==> flow/design.v <==
module	ARM_SingleCycle_DataPath
	#(parameter	BusWidth = 32)
	(input logic	i_CLK, i_RESET,
	input logic[1:0]				i_Reg_Src, i_Imm_Src,
	input logic						i_PC_Src, i_ALU_Src, 
	input logic						i_Mem_ToReg,
	input logic						i_Reg_Write,
	input logic[1:0]				i_ALU_Control,
	output logic[3:0]				o_ALU_Flags,
	input logic[23:0]				i_Instr,
	output logic[(BusWidth - 1):0]	o_PC, o_ALU_Result,
	output logic[(BusWidth - 1):0]	o_Write_Data,
	input logic[(BusWidth - 1):0]	i_Read_Data);
	logic[(BusWidth - 1):0]			s_PC_in;
	logic[(BusWidth - 1):0]			s_PC;
	logic[(BusWidth - 1):0]			s_PC_Plus4, s_PC_Plus8;
	logic[3:0]						s_Reg1_Address, s_Reg2_Address;
	logic[(BusWidth - 1):0]			s_Reg1_Data, s_Reg2_Data;
	logic[(BusWidth - 1):0]			s_ExtendedData;
	logic[6:0]						s_Shamt;
	logic[(BusWidth - 1):0]			s_Shifted_Data;
	logic[(BusWidth - 1):0]			s_ALU_Src2;
	logic[(BusWidth - 1):0]			s_ALU_Result;
	logic[(BusWidth - 1):0]			s_Result;
	ARM_Mux2				PC_Source
		(s_PC_Plus4, s_Result,
		i_PC_Src,
		s_PC_in);
	ARM_ProgramCounter		ProgramCounter
		(i_CLK, i_RESET,
		s_PC_in,
		s_PC);
	assign o_PC = s_PC;
	ARM_Adder				NextInstruction_Adder
		(s_PC,  32'd4,
		s_PC_Plus4);
	ARM_Adder				PC_Plus8_Adder
		( 32'd4, s_PC_Plus4,
		s_PC_Plus8);
	ARM_Mux2	Reg1_Source
		(i_Instr[19:16], 4'd15,
		i_Reg_Src[0],
		s_Reg1_Address[3:0]);
	ARM_Mux2	Reg2_Source
		(i_Instr[3:0], i_Instr[15:12],
		i_Reg_Src[1],
		s_Reg2_Address[3:0]);
	ARM_RegisterFile		RegisterFile
		(i_CLK, i_RESET,
		i_Reg_Write,
		s_Reg1_Address, s_Reg2_Address,
		 i_Instr[15:12],
		s_PC_Plus8,
		s_Result,
		s_Reg1_Data, s_Reg2_Data);
	ARM_ExtensionUnit		ExtensionUnit
		(i_Instr[23:0],
		i_Imm_Src,
		s_ExtendedData);
	ARM_Mux2				ALU_Src2_Mux
		(s_Reg2_Data, s_ExtendedData,
		i_ALU_Src,
		s_ALU_Src2);
	ARM_ALU					ALU
		(s_Reg1_Data, s_ALU_Src2,
		i_ALU_Control,
		s_ALU_Result,
		o_ALU_Flags);
	assign o_ALU_Result = s_ALU_Result;
	assign o_Write_Data = s_Reg2_Data;
	ARM_Mux2				Result_Source
		(s_ALU_Result, i_Read_Data,
		i_Mem_ToReg,
		s_Result);
endmodule
module	ARM_ProgramCounter
	#(parameter	AddressBusWidth	= 32)
	(input logic							i_CLK, i_RESET,
	input logic[(AddressBusWidth - 1):0]	i_Address,
	output logic[(AddressBusWidth - 1):0]	o_Address);
	always_ff	@(posedge i_CLK, posedge i_RESET)
	begin
		if (i_RESET)		o_Address <= 'd0;
		else				o_Address <= i_Address;
	end
endmodule
module	ARM_Adder
	#(parameter BusWidth = 32)
	(input logic[(BusWidth - 1):0]	i_Adder_Src1, i_Adder_Src2,
	output logic[(BusWidth - 1):0]	o_Adder_Result);
	assign o_Adder_Result = i_Adder_Src1 + i_Adder_Src2;
endmodule
module	ARM_RegisterFile
	#(parameter	BusWidth			= 32,
				RegisterFileSize	= 15)
	(input logic					i_CLK, i_RESET,
	input logic						i_Write_Enable,
	input logic[3:0]				i_Address_ToRead1, i_Address_ToRead2,
	input logic[3:0]				i_Address_ToWrite,
	input logic[(BusWidth - 1):0]	i_R15,
	input logic[(BusWidth - 1):0]	i_Write_Data,
	output logic[(BusWidth - 1):0]	o_Read_Data1, o_Read_Data2);
	int								i;
	logic[(BusWidth - 1):0]			RegisterFile[(RegisterFileSize - 1):0];
	always_ff	@(posedge i_CLK, posedge i_RESET)
	begin
		if (i_RESET)
		begin
			for (i = 0; i < 15; i = i + 1)		RegisterFile[i] <= 32'd0;
		end
		else if (i_Write_Enable)				RegisterFile[i_Address_ToWrite] <= i_Write_Data;
	end
	assign o_Read_Data1 = (i_Address_ToRead1 == 4'd15) ?	i_R15 : RegisterFile[i_Address_ToRead1];
	assign o_Read_Data2 = (i_Address_ToRead2 == 4'd15) ?	i_R15 : RegisterFile[i_Address_ToRead2];
endmodule
module	ARM_ExtensionUnit
	#(parameter	BusWidth			= 32,
				ExtendableDataWidth	= 24)
	(input logic[(ExtendableDataWidth - 1):0]	i_Data,
	input logic[1:0]							i_ExtensionControl,
	output logic[(BusWidth - 1):0]				o_Extension);
	typedef enum logic[1:0] {IMM_DATA_PROCESSING, IMM_MEM, IMM_BRANCH}	ExtensionType;
	always_comb
	begin
		case (i_ExtensionControl)
			IMM_DATA_PROCESSING:	o_Extension = {24'b0, i_Data[7:0]};
			IMM_MEM:				o_Extension = {20'b0, i_Data[11:0]};
			IMM_BRANCH:				o_Extension = {{6{i_Data[23]}}, i_Data[23:0], 2'b00};
			default:	o_Extension = 32'bx;
		endcase
	end
endmodule
module ARM_Shift
	#(parameter	BusWidth	= 32)
	(input logic[(BusWidth - 1):0]	i_Data,
	input logic[6:0]				i_Shamt,
	output logic[(BusWidth - 1):0]	o_Shifted_Data);
	int		l_Shamt;
	typedef enum logic[1:0]	{LSL, LSR, ASR, ROR}	t_ShiftType;
	logic[1:0]						s_ShiftType;
	assign s_ShiftType = i_Shamt[1:0];
	always_comb
	begin
		case (s_ShiftType)
			LSL:	o_Shifted_Data = (i_Data << i_Shamt[6:2]);
			LSR:	o_Shifted_Data = (i_Data >> i_Shamt[6:2]);
			ASR:	o_Shifted_Data = (i_Data >>> i_Shamt[6:2]);
			ROR:
			begin
				case(i_Shamt[6:2])
					4'd0:	o_Shifted_Data = i_Data;
					4'd1:
					begin
						o_Shifted_Data[((BusWidth - 1) - 1):0] = i_Data >> 1;
						o_Shifted_Data[(BusWidth - 1)] = i_Data[0];
					end
					4'd2:
					begin
						o_Shifted_Data[((BusWidth - 1) - 2):0] = i_Data >> 2;
						o_Shifted_Data[(BusWidth - 1):((BusWidth - 1) - 1)] = i_Data[1:0];
					end
					4'd3:
					begin
						o_Shifted_Data[((BusWidth - 1) - 3):0] = i_Data >> 3;
						o_Shifted_Data[(BusWidth - 1):((BusWidth - 1) - 2)] = i_Data[2:0];
					end
					4'd4:
					begin
						o_Shifted_Data[((BusWidth - 1) - 4):0] = i_Data >> 4;
						o_Shifted_Data[(BusWidth - 1):((BusWidth - 1) - 3)] = i_Data[3:0];
					end
					4'd5:
					begin
						o_Shifted_Data[((BusWidth - 1) - 5):0] = i_Data >> 5;
						o_Shifted_Data[(BusWidth - 1):((BusWidth - 1) - 4)] = i_Data[4:0];
					end
					4'd6:
					begin
						o_Shifted_Data[((BusWidth - 1) - 6):0] = i_Data >> 6;
						o_Shifted_Data[(BusWidth - 1):((BusWidth - 1) - 5)] = i_Data[5:0];
					end
					4'd7:
					begin
						o_Shifted_Data[((BusWidth - 1) - 7):0] = i_Data >> 7;
						o_Shifted_Data[(BusWidth - 1):((BusWidth - 1) - 6)] = i_Data[6:0];
					end
					4'd8:
					begin
						o_Shifted_Data[((BusWidth - 1) - 8):0] = i_Data >> 8;
						o_Shifted_Data[(BusWidth - 1):((BusWidth - 1) - 7)] = i_Data[7:0];
					end
					4'd9:
					begin
						o_Shifted_Data[((BusWidth - 1) - 9):0] = i_Data >> 9;
						o_Shifted_Data[(BusWidth - 1):((BusWidth - 1) - 8)] = i_Data[8:0];
					end
					4'd10:
					begin
						o_Shifted_Data[((BusWidth - 1) - 10):0] = i_Data >> 10;
						o_Shifted_Data[(BusWidth - 1):((BusWidth - 1) - 9)] = i_Data[9:0];
					end
					4'd11:
					begin
						o_Shifted_Data[((BusWidth - 1) - 11):0] = i_Data >> 11;
						o_Shifted_Data[(BusWidth - 1):((BusWidth - 1) - 10)] = i_Data[10:0];
					end
					4'd12:
					begin
						o_Shifted_Data[((BusWidth - 1) - 12):0] = i_Data >> 12;
						o_Shifted_Data[(BusWidth - 1):((BusWidth - 1) - 11)] = i_Data[11:0];
					end
					4'd13:
					begin
						o_Shifted_Data[((BusWidth - 1) - 13):0] = i_Data >> 13;
						o_Shifted_Data[(BusWidth - 1):((BusWidth - 1) - 12)] = i_Data[12:0];
					end
					4'd14:
					begin
						o_Shifted_Data[((BusWidth - 1) - 14):0] = i_Data >> 14;
						o_Shifted_Data[(BusWidth - 1):((BusWidth - 1) - 13)] = i_Data[13:0];
					end
					4'd15:
					begin
						o_Shifted_Data[((BusWidth - 1) - 15):0] = i_Data >> 15;
						o_Shifted_Data[(BusWidth - 1):((BusWidth - 1) - 14)] = i_Data[14:0];
					end
				endcase
			end
		endcase
	end
endmodule
module	ARM_ALU
	#(parameter	BusWidth	= 32)
	(input logic[(BusWidth - 1):0]	i_ALU_Src1, i_ALU_Src2,
	input logic[1:0]				i_ALU_Control,
	output logic[(BusWidth - 1):0]	o_ALU_Result,
	output logic[3:0]				o_ALU_Flags);
	logic[(BusWidth - 1):0]			s_ALU_Result;
	logic							s_Flag_Negative, s_Flag_Zero;
	logic							s_Flag_Carry, s_Flag_Overflow;
	logic[BusWidth:0]				s_Sum_Ext;
	logic							s_Sum_Carry;
	assign s_Sum_Ext = {1'b0, i_ALU_Src1} + {1'b0, i_ALU_Src2};
	assign s_Sum_Carry = s_Sum_Ext[BusWidth];
	typedef enum logic[1:0] {ADD, SUB, AND, ORR}	ALU_Operation;
	always_comb
	begin
		case (i_ALU_Control[1:0])
			ADD:	s_ALU_Result = i_ALU_Src1 + i_ALU_Src2;
			SUB:	s_ALU_Result = i_ALU_Src1 - i_ALU_Src2;
			AND:	s_ALU_Result = i_ALU_Src1 & i_ALU_Src2;
			ORR:	s_ALU_Result = i_ALU_Src1 | i_ALU_Src2;
			default:	s_ALU_Result = 32'b0;
		endcase
	end
	always_comb
	begin
		s_Flag_Negative = (s_ALU_Result[BusWidth - 1] == 1'b1) ?	1'b1 : 1'b0;
		s_Flag_Zero = (s_ALU_Result == 0) ?							1'b1 : 1'b0;
		case (i_ALU_Control[1:0])
			ADD:
			begin
				s_Flag_Carry = s_Sum_Carry;
				s_Flag_Overflow =	((~i_ALU_Src1[BusWidth - 1] & ~i_ALU_Src2[BusWidth - 1] & s_ALU_Result[BusWidth - 1]) |
									(i_ALU_Src1[BusWidth - 1] & i_ALU_Src2[BusWidth - 1] & ~s_ALU_Result[BusWidth - 1]));
			end
			SUB:
			begin
				s_Flag_Carry = (i_ALU_Src1 >= i_ALU_Src2) ?					1'b1 : 1'b0;
				s_Flag_Overflow =	((i_ALU_Src1[BusWidth - 1] & ~i_ALU_Src2[BusWidth - 1] & ~s_ALU_Result[BusWidth - 1]) |
									(~i_ALU_Src1[BusWidth - 1] & i_ALU_Src2[BusWidth - 1] & s_ALU_Result[BusWidth - 1]));
			end
			default:
			begin
				s_Flag_Carry = 1'bx;
				s_Flag_Overflow = 1'bx;
			end
		endcase
	end
	assign o_ALU_Result =	s_ALU_Result;
	assign o_ALU_Flags =	{s_Flag_Negative, s_Flag_Zero,
							s_Flag_Carry, s_Flag_Overflow};
endmodule
module ARM_Mux2
	#(parameter	BusWidth	= 32)
	(input logic[(BusWidth - 1):0]	i_Mux_Src0, i_Mux_Src1,
	input logic						i_Mux_Src_Select,
	output logic[(BusWidth - 1):0]	o_Mux_out);
	assign o_Mux_out = (i_Mux_Src_Select) ?	i_Mux_Src1 : i_Mux_Src0;
endmodule
module ARM_SyngleCycle_Controller
	(input logic		i_CLK, i_RESET,
	input logic[3:0]	i_ALU_Flags,
	output logic[1:0]	o_Reg_Src, o_Imm_Src,
	output logic		o_PC_Src, o_ALU_Src,
	output logic		o_Mem_ToReg,
	output logic		o_Reg_Write, o_Mem_Write,
	output logic[1:0]	o_ALU_Control,
	input logic[15:0]	i_Instr);
	logic[3:0]			s_Cond;
	logic[1:0]			s_Flag_Write;
	logic				s_PC_Src;
	logic				s_Reg_Write, s_Mem_Write;
	logic				s_No_Write;
	logic[1:0]			s_Op;
	logic[5:0]			s_Funct;
	logic[3:0]			s_Rd;
	assign s_Cond	= i_Instr[15:12];
	assign s_Op		= i_Instr[11:10];
	assign s_Funct	= i_Instr[9:4];
	assign s_Rd		= i_Instr[3:0];
	ARM_SyngleCycle_Decoder				Decoder
		(s_Op,
		s_Funct,
		s_Rd,
		s_Flag_Write,
		s_PC_Src,
		s_Reg_Write, s_Mem_Write,
		s_No_Write,
		o_Mem_ToReg,
		o_ALU_Src,
		o_Reg_Src, o_Imm_Src,
		o_ALU_Control);
	ARM_SyngleCycle_ConditionalLogic	ConditionalLogic
		(i_CLK, i_RESET,
		s_Cond,
		i_ALU_Flags,
		s_Flag_Write,
		s_PC_Src,
		s_Reg_Write, s_Mem_Write,
		s_No_Write,
		o_PC_Src,
		o_Reg_Write, o_Mem_Write);
endmodule
module	ARM_SyngleCycle_Decoder
	(input logic[1:0]	i_Op,
	input logic[5:0]	i_Funct,
	input logic[3:0]	i_Rd,
	output logic[1:0]	o_Flag_Write,
	output logic		o_PC_Src,
	output logic		o_Reg_Write, o_Mem_Write,
	output logic		o_No_Write,
	output logic		o_Mem_ToReg,
	output logic		o_ALU_Src,
	output logic[1:0]	o_Reg_Src, o_Imm_Src,
	output logic[1:0]	o_ALU_Control);
	logic				s_ALU_Operation;
	logic				s_Branch;
	ARM_SyngleCycle_ALU_Decoder		ALU_Decoder
		(i_Funct[4:0],
		s_ALU_Operation,
		o_ALU_Control, o_Flag_Write,
		o_No_Write);
	ARM_SyngleCycle_Main_Decoder	Main_Decoder
		(i_Op, {i_Funct[5], i_Funct[0]},
		o_Reg_Src, o_Imm_Src,
		o_ALU_Src,
		o_Reg_Write, o_Mem_Write,
		o_Mem_ToReg,
		s_ALU_Operation,
		s_Branch);
	ARM_SyngleCycle_PC_Logic		PC_Logic
		(i_Rd,
		s_Branch, o_Reg_Write,
		o_PC_Src);
endmodule
module	ARM_SyngleCycle_ALU_Decoder
	(input logic[4:0]	i_Funct,
	input logic			i_ALU_Operation,
	output logic[1:0]	o_ALU_Control, o_Flag_Write,
	output logic		o_No_Write);
	typedef enum logic[3:0]	{ADD = 4'b0100,
							SUB = 4'b0010,
							AND = 4'b0000,
							ORR = 4'b1100,
							CMP = 4'b1010}	InstructionType;
	always_comb
	begin
		if (i_ALU_Operation)
		begin
			o_ALU_Control		= 2'bxx;
			o_No_Write			= 1'bx;
			o_Flag_Write		= 2'b00;
			case (i_Funct[4:1])
				ADD:
				begin
					o_ALU_Control		= 2'b00;
					o_No_Write			= 1'b0;
					if (i_Funct[0])		o_Flag_Write	= 2'b11;
				end
				SUB:
				begin
					o_ALU_Control		= 2'b01;
					o_No_Write			= 1'b0;
					if (i_Funct[0])		o_Flag_Write	= 2'b11;
				end
				AND:
				begin
					o_ALU_Control		= 2'b10;
					o_No_Write			= 1'b0;
					if (i_Funct[0])		o_Flag_Write	= 2'b10;
				end
				ORR:
				begin
					o_ALU_Control		= 2'b11;
					o_No_Write			= 1'b0;
					if (i_Funct[0])		o_Flag_Write	= 2'b10;
				end
				CMP:
				begin
					o_ALU_Control		= 2'b01;
					o_No_Write			= 1'b1;
					if (i_Funct[0])		o_Flag_Write	= 2'b11;
				end
				default:
				begin
					o_ALU_Control		= 2'bxx;
					o_No_Write			= 1'bx;
					o_Flag_Write		= 2'bxx;
				end
			endcase
		end
		else
		begin
			o_ALU_Control	= 2'b0;
			o_Flag_Write	= 2'b0;
			o_No_Write		= 1'b0;
		end
	end
endmodule
module	ARM_SyngleCycle_Main_Decoder
	(input logic[1:0]	i_Op, i_Funct,
	output logic[1:0]	o_Reg_Src, o_Imm_Src,
	output logic		o_ALU_Src,
	output logic		o_Reg_Write, o_Mem_Write,
	output logic		o_Mem_ToReg,
	output logic		o_ALU_Operation,
	output logic		o_Branch);
	typedef enum logic[1:0] {DATA_PROCESSING,
							MEM_CONTROL,
							BRANCH}	InstructionType;
	always_comb
	begin
		case (i_Op)
			DATA_PROCESSING:
			begin
				if (i_Funct[1])
				begin
					o_Branch		= 1'b0;
					o_Mem_ToReg		= 1'b0;
					o_Mem_Write		= 1'b0;
					o_ALU_Src		= 1'b1;
					o_Imm_Src		= 2'b00;
					o_Reg_Write		= 1'b1;
					o_Reg_Src		= 2'bx0;
					o_ALU_Operation	= 1'b1;
				end
				else
				begin
					o_Branch		= 1'b0;
					o_Mem_ToReg		= 1'b0;
					o_Mem_Write		= 1'b0;
					o_ALU_Src		= 1'b0;
					o_Imm_Src		= 2'bxx;
					o_Reg_Write		= 1'b1;
					o_Reg_Src		= 2'b00;
					o_ALU_Operation	= 1'b1;
				end
			end
			MEM_CONTROL:
			begin
				if (i_Funct[0])
				begin
					o_Branch		= 1'b0;
					o_Mem_ToReg		= 1'b1;
					o_Mem_Write		= 1'b0;
					o_ALU_Src		= 1'b1;
					o_Imm_Src		= 2'b01;
					o_Reg_Write		= 1'b1;
					o_Reg_Src		= 2'bx0;
					o_ALU_Operation	= 1'b0;
				end
				else
				begin
					o_Branch		= 1'b0;
					o_Mem_ToReg		= 1'bx;
					o_Mem_Write		= 1'b1;
					o_ALU_Src		= 1'b1;
					o_Imm_Src		= 2'b01;
					o_Reg_Write		= 1'b0;
					o_Reg_Src		= 2'b10;
					o_ALU_Operation	= 1'b0;
				end
			end
			BRANCH:
			begin
				o_Branch		= 1'b1;
				o_Mem_ToReg		= 1'b0;
				o_Mem_Write		= 1'b0;
				o_ALU_Src		= 1'b1;
				o_Imm_Src		= 2'b10;
				o_Reg_Write		= 1'b0;
				o_Reg_Src		= 2'bx1;
				o_ALU_Operation	= 1'b0;
			end
			default:
			begin
				o_Branch		= 1'bx;
				o_Mem_ToReg		= 1'bx;
				o_Mem_Write		= 1'bx;
				o_ALU_Src		= 1'bx;
				o_Imm_Src		= 2'bxx;
				o_Reg_Write		= 1'bx;
				o_Reg_Src		= 2'bxx;
				o_ALU_Operation	= 1'bx;
			end
		endcase
	end
endmodule
module	ARM_SyngleCycle_PC_Logic
	(input logic[3:0]	i_Rd,
	input logic			i_Branch, i_Reg_Write,
	output logic		o_PC_Src);
	assign o_PC_Src = (((i_Rd == 4'd15) & i_Reg_Write) | i_Branch) ?	1'b1 : 1'b0;
endmodule
module	ARM_SyngleCycle_ConditionalLogic
	(input logic		i_CLK, i_RESET,
	input logic[3:0]	i_Cond,
	input logic[3:0]	i_ALU_Flags,
	input logic[1:0]	i_Flag_Write,
	input logic			i_PC_Src,
	input logic			i_Reg_Write, i_Mem_Write,
	input logic			i_No_Write,
	output logic		o_PC_Src,
	output logic		o_Reg_Write, o_Mem_Write);
	logic[1:0]			s_Flags_NZ, s_Flags_CV;
	logic				s_Cond_Executed;
	logic[1:0]			s_Flag_Write;
	assign s_Flag_Write = (s_Cond_Executed) ?	i_Flag_Write : 2'b00;
	always_ff	@(posedge i_CLK, posedge i_RESET)
	begin
		if (i_RESET)
		begin
			s_Flags_NZ <= 2'b00;
			s_Flags_CV <= 2'b00;
		end
		else
		begin
			if (s_Flag_Write[1])	s_Flags_NZ <= i_ALU_Flags[3:2];
			if (s_Flag_Write[0])	s_Flags_CV <= i_ALU_Flags[1:0];
		end
	end
	ARM_SyngleCycle_ConditionCheck	ConditionCheck
		(i_Cond,
		s_Flags_NZ,
		s_Flags_CV,
		s_Cond_Executed);
	always_comb
	begin
		if (s_Cond_Executed)
		begin
			o_PC_Src = i_PC_Src;
			o_Mem_Write = i_Mem_Write;
			if (~i_No_Write)	o_Reg_Write = i_Reg_Write;
			else					o_Reg_Write = 1'b0;
		end
		else
		begin
			o_PC_Src = 1'b0;
			o_Mem_Write = 1'b0;
			o_Reg_Write = 1'b0;
		end
	end
endmodule
module	ARM_SyngleCycle_ConditionCheck
	(input logic[3:0]	i_Cond,
	input logic[1:0]	i_Flags_NZ,
	input logic[1:0]	i_Flags_CV,
	output logic		o_Cond_Executed);
	typedef enum logic[3:0]	{EQ, NE, CS, LO,
							MI, PL, VS, VC,
							HI,	LS, GE, LT,
							GT, LE, AL}	ConditionTyoe;
	always_comb
	begin
		case (i_Cond)
			EQ:	if (i_Flags_NZ[0])		o_Cond_Executed = 1'b1;
				else					o_Cond_Executed = 1'b0;
			NE:	if (i_Flags_NZ[0] == 0)	o_Cond_Executed = 1'b1;
				else					o_Cond_Executed = 1'b0;
			CS:	if (i_Flags_CV[1])		o_Cond_Executed = 1'b1;
				else					o_Cond_Executed = 1'b0;
			LO:	if (i_Flags_CV[1] == 0)	o_Cond_Executed = 1'b1;
				else					o_Cond_Executed = 1'b0;
			MI:	if (i_Flags_NZ[1])		o_Cond_Executed = 1'b1;
				else					o_Cond_Executed = 1'b0;
			PL:	if (i_Flags_NZ[1] == 0)	o_Cond_Executed = 1'b1;
				else					o_Cond_Executed = 1'b0;
			VS:	if (i_Flags_CV[0])		o_Cond_Executed = 1'b1;
				else					o_Cond_Executed = 1'b0;
			VC:	if (i_Flags_CV[0] == 0)	o_Cond_Executed = 1'b1;
				else					o_Cond_Executed = 1'b0;
			HI:	if ((i_Flags_NZ[0] == 0) & (i_Flags_CV[1]))	o_Cond_Executed = 1'b1;
				else										o_Cond_Executed = 1'b0;
			LS:	if ((i_Flags_NZ[0]) | (i_Flags_CV[1] == 0))	o_Cond_Executed = 1'b1;
				else										o_Cond_Executed = 1'b0;
			GE:	if (~((i_Flags_NZ[1]) ^ (i_Flags_CV[0])))	o_Cond_Executed = 1'b1;
				else										o_Cond_Executed = 1'b0;
			LT:	if (((i_Flags_NZ[1]) ^ (i_Flags_CV[0])))	o_Cond_Executed = 1'b1;
				else										o_Cond_Executed = 1'b0;
			GT:	if ((~i_Flags_NZ[0]) & (~((i_Flags_NZ[1]) ^ (i_Flags_CV[0]))))	o_Cond_Executed = 1'b1;
				else															o_Cond_Executed = 1'b0;
			LE:	if ((i_Flags_NZ[0]) | (((i_Flags_NZ[1]) ^ (i_Flags_CV[0]))))	o_Cond_Executed = 1'b1;
				else															o_Cond_Executed = 1'b0;
			AL:	o_Cond_Executed = 1'b1;
			default:	o_Cond_Executed = 1'bx;
		endcase
	end
endmodule
module ARM_SingleCycle_CPU
	#(parameter	BusWidth	= 32)
	(input logic		i_CLK, i_RESET,
	input logic[(BusWidth - 1):0]	i_Instr,
	output logic[(BusWidth - 1):0]	o_PC,
	output logic[(BusWidth - 1):0]	o_Data_Address,
	output logic					o_Mem_Write,
	output logic[(BusWidth - 1):0]	o_Write_Data,
	input logic[(BusWidth - 1):0]	i_Read_Data);
	logic[3:0]			s_ALU_Flags;
	logic[1:0]			s_Reg_Src, s_Imm_Src;
	logic				s_PC_Src, s_ALU_Src;
	logic[1:0]			s_ALU_Control;
	logic				s_Mem_ToReg;
	logic				s_Reg_Write; 
	ARM_SingleCycle_DataPath	Datapath
		(i_CLK, i_RESET,
		s_Reg_Src, s_Imm_Src,
		s_PC_Src, s_ALU_Src,
		s_Mem_ToReg,
		s_Reg_Write,
		s_ALU_Control,
		s_ALU_Flags,
		i_Instr[23:0],
		o_PC, o_Data_Address,
		o_Write_Data,
		i_Read_Data);
	ARM_SyngleCycle_Controller	Controller
		(i_CLK, i_RESET,
		s_ALU_Flags,
		s_Reg_Src, s_Imm_Src,
		s_PC_Src, s_ALU_Src,
		s_Mem_ToReg,
		s_Reg_Write, o_Mem_Write,
		s_ALU_Control,
		{i_Instr[31:20], i_Instr[15:12]});
endmodule
==> Reports on ARM_SingleCycle_CPU <==
The steps from the RTL of ARM_SingleCycle_CPU to its reports follow in flow order.
Lines are those of the file above, counted from 1.
Cell names lack the library's common part.
{ "inputs": {"design": "ARM_SingleCycle_CPU", "clock_port": "i_CLK", "library": "sky130hd", "pvt_corner": "tt_025C_1v80"} }

==> After elaboration <==
Yosys after proc, flatten, opt, wreduce and memory -nomap, before mapping. Print and check cells are not counted.
{ "word_totals": {"regBits": 516, "output_inout_bits": 97, "wordCells": 210} }
{ "op_classes": {"addsub": 5, "compare": 1, "eq_ne": 70, "n_mux": 60, "logic": 25, "n_reduce_logical": 31} }
{ "op_table": {"columns": ["op", "n"], "rows": [
  ["parallel mux 32 bit (select 15 bit)", 2],
  ["two-way mux 32 bit", 5],
  ["equality test 4 bit (second input constant)", 33],
  ["parallel mux 32 bit (select 4 bit)", 1],
  ["parallel mux 32 bit (select 3 bit)", 1],
  ["equality test 4 x 3 -> 1 bit (second input constant)", 17],
  ["equality test 4 x 2 -> 1 bit (second input constant)", 9],
  ["adder 32 x 32 -> 33 bit", 1],
  ["adder 3 x 32 -> 32 bit (first input constant)", 1],
  ["adder 32 x 3 -> 32 bit (second input constant)", 1],
  ["adder 32 bit", 1],
  ["subtractor 32 bit", 1],
  ["greater-or-equal comparator 32 bit", 1],
  ["bitwise AND 32 bit", 1],
  ["OR 32 bit", 1],
  ["zero test 32 bit", 1],
  ["AND reduction 2 bit", 15],
  ["two-way mux 1 bit", 27],
  ["zero test 4 bit", 5],
  ["equality test 4 x 1 -> 1 bit (second input constant)", 4],
  ["parallel mux 1 bit (select 2 bit)", 8],
  ["two-way mux 2 bit", 8],
  ["parallel mux 1 bit (select 15 bit)", 1],
  ["parallel mux 2 bit (select 3 bit)", 2],
  ["bitwise AND 1 bit", 11],
  ["OR reduction 2 bit", 5],
  ["equality test 2 bit (second input constant)", 4],
  ["parallel mux 2 bit (select 4 bit)", 1]
]} }
Other operator kinds: 10; their cells: 24.

==> Depth <==
Yosys ltp: most cells in a row. Word level: on the elaborated netlist, between registers, memories and ports. Mapped: between sequential cells and ports; inverters and the memories' decode and read muxes count.
{ "logic_depth": {"ltp_word": 13, "ABC_AREA": 0, "mapped_depth": 29, "depth_no_buf": 25} }

==> Mapped cells and area <==
Yosys stat after the flow's synthesis: flattened, memories mapped to cells. It holds for the ABC_AREA given above (unset counts as 0); a run with the other value may have another netlist.
The area totals of this step are shown rounded.
{ "mapped": {"stdcells": 3857, "yosys_area_mm2": 0.032, "flip_flops": 516, "n_buf": 319} }
{ "by_type": {"columns": ["cell", "n", "area_total_um2"], "rows": [
  ["dfrtp_1", 516, 1.29E+04],
  ["o21ai_0", 557, 2.79E+03],
  ["a22oi_1", 304, 2.28E+03],
  ["nand2_1", 607, 2.28E+03],
  ["ha_1", 107, 1.34E+03],
  ["clkbuf_1", 284, 1.07E+03],
  ["a21oi_1", 179, 895.859],
  ["nor2_1", 184, 690.662],
  ["a222oi_1", 67, 670.643],
  ["nand4_1", 86, 538.016],
  ["mux2i_1", 52, 520.499],
  ["nand3_1", 104, 520.499],
  ["inv_1", 133, 499.229],
  ["a21o_1", 58, 435.418],
  ["xnor2_1", 41, 359.094],
  ["o22ai_1", 43, 269.008],
  ["o21a_1", 31, 232.723],
  ["a221oi_1", 26, 227.718]
]} }
Not listed: further types 71, cells in them 478.
The figures by module come from a second, unflattened synthesis with its own total; it is not the netlist above.
{ "unflattened": {"cells_unflattened": 4096, "area_unflattened_mm2": 0.04} }
Each row is one instance without its submodules.
{ "by_module": {"columns": ["module", "n_inst", "n_cells", "area_mm2", "seq_area_mm2"], "rows": [
  ["ARM_RegisterFile", 1, 2461, 0.027, 0.012],
  ["ARM_ALU", 1, 821, 0.0056, 0],
  ["ARM_Adder", 2, 241, 0.0017, 0],
  ["ARM_Mux2", 5, 36, 0.00054, 0],
  ["ARM_ProgramCounter", 1, 33, 0.0008, 0.0008],
  ["ARM_ExtensionUnit", 1, 45, 0.00031, 0],
  ["ARM_SyngleCycle_ConditionCheck", 1, 32, 0.00023, 0],
  ["ARM_SyngleCycle_ConditionalLogic", 1, 14, 0.00018, 0.0001],
  ["ARM_SyngleCycle_Main_Decoder", 1, 14, 0.00011, 0],
  ["ARM_SyngleCycle_ALU_Decoder", 1, 10, 0.000085, 0],
  ["ARM_SyngleCycle_PC_Logic", 1, 2, 0.000015, 0],
  ["ARM_SingleCycle_DataPath", 1, 2, 0.0000075, 0],
  ["ARM_SingleCycle_CPU", 1, 0, 0, 0],
  ["ARM_SyngleCycle_Controller", 1, 0, 0, 0],
  ["ARM_SyngleCycle_Decoder", 1, 0, 0, 0]
]} }

==> Worst setup path after synthesis <==
Path of least setup slack by OpenSTA after synthesis, without wires, with an ideal clock, recovery checks aside; 20% of the period is set as input and as output delay. Where synthesis merged equal registers, the netlist keeps one of their names.
{ "synth_timing": {"path_kind": "input-to-output", "startpoint": "in i_Instr[27]", "endpoint": "out o_Data_Address[31]", "period_ps": 14000, "input_delay_ps": 2800, "out_delay_ps": 2800, "launch_ps": 2800, "t_arrival_ps": 7648, "t_required_ps": 11200, "slack_ps": 3552, "delay_ps": 4848, "path_stages": 26, "period_less_setup_slack_ps": 10448} }
"delay_ps" = arrival - input delay + setup time.
A path that ends at an output port has no setup time.
"path_stages": output pins that drive a net of the path, with the launching flip-flop's if there is one; two outputs of one cell count as two.
"period_less_setup_slack_ps" is the clock period less the worst setup slack; recovery checks do not enter. This is arithmetic on one report: input and output delays are still those of the set period (20% each).
Between the ends stands the longest chain of elaborated cells between them, by number of cells; it is not shown to be the way that was timed. Of several equally long chains one is given.
Each line given opens the expression or statement behind the cell; cells for indexed reads and writes are added by Yosys, which also makes memories of some case tables.
{ "synth_via": {"cell_sequence": "inv_1 -> ha_1 -> clkbuf_1 -> clkbuf_1 -> a31oi_1 -> nor2_1 -> clkbuf_1 -> buf_1 -> a22oi_1 -> nand4_1 -> nor2_1 -> nor2_1 -> nand2_1 -> o21a_1 -> ha_1 -> buf_2 -> nor3b_1 -> nor3_2 -> o211ai_1 -> a221oi_2 -> o211ai_1 -> a311oi_1 -> xnor2_1 -> a221oi_2 -> inv_1 -> buf_4", "elab_chain_cells": 9} }
{ "synth_lines": {"columns": ["item", "line", "source"], "rows": [
  ["start: declaration", 623, "input logic[(BusWidth - 1):0] i_Instr,"],
  ["equality test 2 bit", 444, "case (i_Op)"],
  ["parallel mux 2 bit (select 3 bit)", 444, null],
  ["two-way mux 4 bit", 289, "assign o_Mux_out = (i_Mux_Src_Select) ? i_Mux_Src1 : i_Mux_Src0;"],
  ["equality test 4 bit", 114, "assign o_Read_Data2 = (i_Address_ToRead2 == 4'd15) ? i_R15 : RegisterFile[i_Address_ToRead2];"],
  ["parallel mux 32 bit (select 15 bit)", 114, null],
  ["two-way mux 32 bit", 114, null],
  ["two-way mux 32 bit", 289, null],
  ["subtractor 32 bit", 250, "SUB: s_ALU_Result = i_ALU_Src1 - i_ALU_Src2;"],
  ["parallel mux 32 bit (select 4 bit)", 248, "case (i_ALU_Control[1:0])"],
  ["end: declaration", 625, "output logic[(BusWidth - 1):0] o_Data_Address,"]
]} }
Some nets on the timed path still bear RTL names; the line given drives or declares the net.
{ "synth_nets": {"columns": ["signal", "line", "source"], "rows": [
  ["o_Write_Data[2]", 114, null],
  ["Datapath.ALU.s_Flag_Negative", 258, "s_Flag_Negative = (s_ALU_Result[BusWidth - 1] == 1'b1) ? 1'b1 : 1'b0;"]
]} }

==> Worst path after layout <==
Path of least setup slack in the final report of flow run A (OpenROAD, finished layout, wires in). Where an end is a register, its clock arrival counts in the times.
The path's times are printed in steps of 10 ps; the period is the one set.
{ "layout_timing": {"path_kind": "input-to-output", "startpoint": "in i_Instr[27]", "endpoint": "out o_Data_Address[22]", "period_ps": 13500, "input_delay_ps": 2700, "out_delay_ps": 2700, "launch_ps": 2700, "t_arrival_ps": 10510, "t_required_ps": 10800, "slack_ps": 290, "path_stages": 20} }
Between the ends stands the longest chain of elaborated cells between them, by number of cells; it is not shown to be the way that was timed. Of several equally long chains one is given.
{ "layout_via": {"cell_sequence": "clkdlybuf4s50_1 -> inv_1 -> ha_1 -> nor2_1 -> a22oi_1 -> nor2_4 -> a222oi_1 -> nand3_1 -> o22ai_1 -> nand2_1 -> a222oi_1 -> ha_1 -> a21oi_1 -> o21bai_1 -> a211oi_1 -> a21oi_1 -> a2111oi_0 -> nor3_1 -> a31oi_1 -> clkdlybuf4s50_1", "elab_chain_cells": 9} }
{ "layout_lines": {"columns": ["item", "line", "source"], "rows": [
  ["start: declaration", 623, "input logic[(BusWidth - 1):0] i_Instr,"],
  ["equality test 2 bit", 444, "case (i_Op)"],
  ["parallel mux 2 bit (select 3 bit)", 444, null],
  ["two-way mux 4 bit", 289, "assign o_Mux_out = (i_Mux_Src_Select) ? i_Mux_Src1 : i_Mux_Src0;"],
  ["equality test 4 bit", 114, "assign o_Read_Data2 = (i_Address_ToRead2 == 4'd15) ? i_R15 : RegisterFile[i_Address_ToRead2];"],
  ["parallel mux 32 bit (select 15 bit)", 114, null],
  ["two-way mux 32 bit", 114, null],
  ["two-way mux 32 bit", 289, null],
  ["subtractor 32 bit", 250, "SUB: s_ALU_Result = i_ALU_Src1 - i_ALU_Src2;"],
  ["parallel mux 32 bit (select 4 bit)", 248, "case (i_ALU_Control[1:0])"],
  ["end: declaration", 625, "output logic[(BusWidth - 1):0] o_Data_Address,"]
]} }

--- measured runs ---
5 stored runs of ARM_SingleCycle_CPU in the flow (synthesis by Yosys, layout by OpenROAD, sky130hd cells), in arbitrary order. Constraints: input delay and output delay 20% of the set period each, output load 0.01 pF.
"clock period reached" is the run's clock period less its worst setup slack. It is reckoned from that one timing run; input and output delays stay at 20% of the period that was set.
"time used up by the worst setup path" = time allowed to the worst setup path (clock period - input delay - output delay, where it has them) - its slack; a late launch clock adds to it, a late capture clock takes from it.
"time used up by the worst setup path" is known to 10 ps.
Measured values are rounded.

==> flow run A: settings <==
{ "CORE_UTILIZATION": 40, "PLACE_DENSITY": 0.6, "period_ns": 13.5, "CAP_MARGIN": 20, "CORE_MARGIN": 2, "SLEW_MARGIN": 20 }
==> flow run A: results <==
mapped cell area after synthesis: 0.032 mm²
die footprint: 0.083 mm²
standard-cell area of the final layout: 0.037 mm²
utilization after routing: 47%
smallest setup slack: 290 ps
total negative slack: 0 ps
clock period reached: 13,210 ps
time used up by the worst setup path: 7,810 ps
kind of the worst setup path: input-to-output

==> flow run B: settings <==
{ "ABC_AREA": 0, "CAP_MARGIN": 20, "CELL_PAD_IN_SITES_DETAIL_PLACEMENT": 2, "CELL_PAD_IN_SITES_GLOBAL_PLACEMENT": 1, "CORE_ASPECT_RATIO": 1.24, "CORE_UTILIZATION": 23, "CTS_CLUSTER_SIZE": 10, "GPL_ROUTABILITY_DRIVEN": 0, "GPL_TIMING_DRIVEN": 1, "HOLD_SLACK_MARGIN": -0.07, "PLACE_DENSITY_LB_ADDON": 0.2, "SLEW_MARGIN": 5, "period_ns": 8.97, "CORE_MARGIN": 2 }
==> flow run B: results <==
mapped cell area after synthesis: 0.032 mm²
die footprint: 0.14 mm²
standard-cell area of the final layout: 0.045 mm²
utilization after routing: 32%
smallest setup slack: 98 ps
total negative slack: 0 ps
clock period reached: 8,872 ps
time used up by the worst setup path: 5,280 ps
kind of the worst setup path: input-to-output

==> flow run C: settings <==
{ "ABC_AREA": 0, "CAP_MARGIN": 20, "CELL_PAD_IN_SITES_DETAIL_PLACEMENT": 2, "CELL_PAD_IN_SITES_GLOBAL_PLACEMENT": 1, "CORE_ASPECT_RATIO": 1.24, "CORE_UTILIZATION": 23, "CTS_CLUSTER_SIZE": 15, "GPL_ROUTABILITY_DRIVEN": 0, "GPL_TIMING_DRIVEN": 1, "HOLD_SLACK_MARGIN": 0.21, "PLACE_DENSITY": 0.48, "SETUP_SLACK_MARGIN": 2.61, "SLEW_MARGIN": 5, "period_ns": 8.97, "CORE_MARGIN": 2 }
==> flow run C: results <==
mapped cell area after synthesis: 0.032 mm²
die footprint: 0.14 mm²
standard-cell area of the final layout: 0.049 mm²
utilization after routing: 35%
smallest setup slack: -65 ps
total negative slack: -65 ps
clock period reached: 9,035 ps
time used up by the worst setup path: 5,450 ps
kind of the worst setup path: input-to-output

==> flow run D: settings <==
{ "ABC_AREA": 0, "CELL_PAD_IN_SITES_DETAIL_PLACEMENT": 2, "CORE_ASPECT_RATIO": 0.59, "CORE_MARGIN": 6, "CORE_UTILIZATION": 28, "CTS_CLUSTER_SIZE": 70, "GPL_ROUTABILITY_DRIVEN": 0, "HOLD_SLACK_MARGIN": 0.1, "MAX_ROUTING_LAYER": "met4", "SETUP_SLACK_MARGIN": -1.53, "period_ns": 16.4, "CAP_MARGIN": 20, "SLEW_MARGIN": 20 }
==> flow run D: results <==
mapped cell area after synthesis: 0.032 mm²
die footprint: 0.12 mm²
standard-cell area of the final layout: 0.038 mm²
utilization after routing: 33%
smallest setup slack: 370 ps
total negative slack: 0 ps
clock period reached: 16,032 ps
time used up by the worst setup path: 9,470 ps
kind of the worst setup path: input-to-output

==> flow run E: settings <==
{ "ABC_AREA": 0, "CAP_MARGIN": 15, "CELL_PAD_IN_SITES_GLOBAL_PLACEMENT": 1, "CORE_ASPECT_RATIO": 0.65, "CORE_UTILIZATION": 23, "CTS_CLUSTER_SIZE": 73, "GPL_ROUTABILITY_DRIVEN": 0, "GPL_TIMING_DRIVEN": 1, "HOLD_SLACK_MARGIN": -0.07, "PLACE_DENSITY_LB_ADDON": 0.2, "period_ns": 9.57, "CORE_MARGIN": 2, "SLEW_MARGIN": 20 }
==> flow run E: results <==
mapped cell area after synthesis: 0.032 mm²
die footprint: 0.14 mm²
standard-cell area of the final layout: 0.044 mm²
utilization after routing: 32%
smallest setup slack: 160 ps
total negative slack: 0 ps
clock period reached: 9,408 ps
time used up by the worst setup path: 5,580 ps
kind of the worst setup path: input-to-output
--- end ---
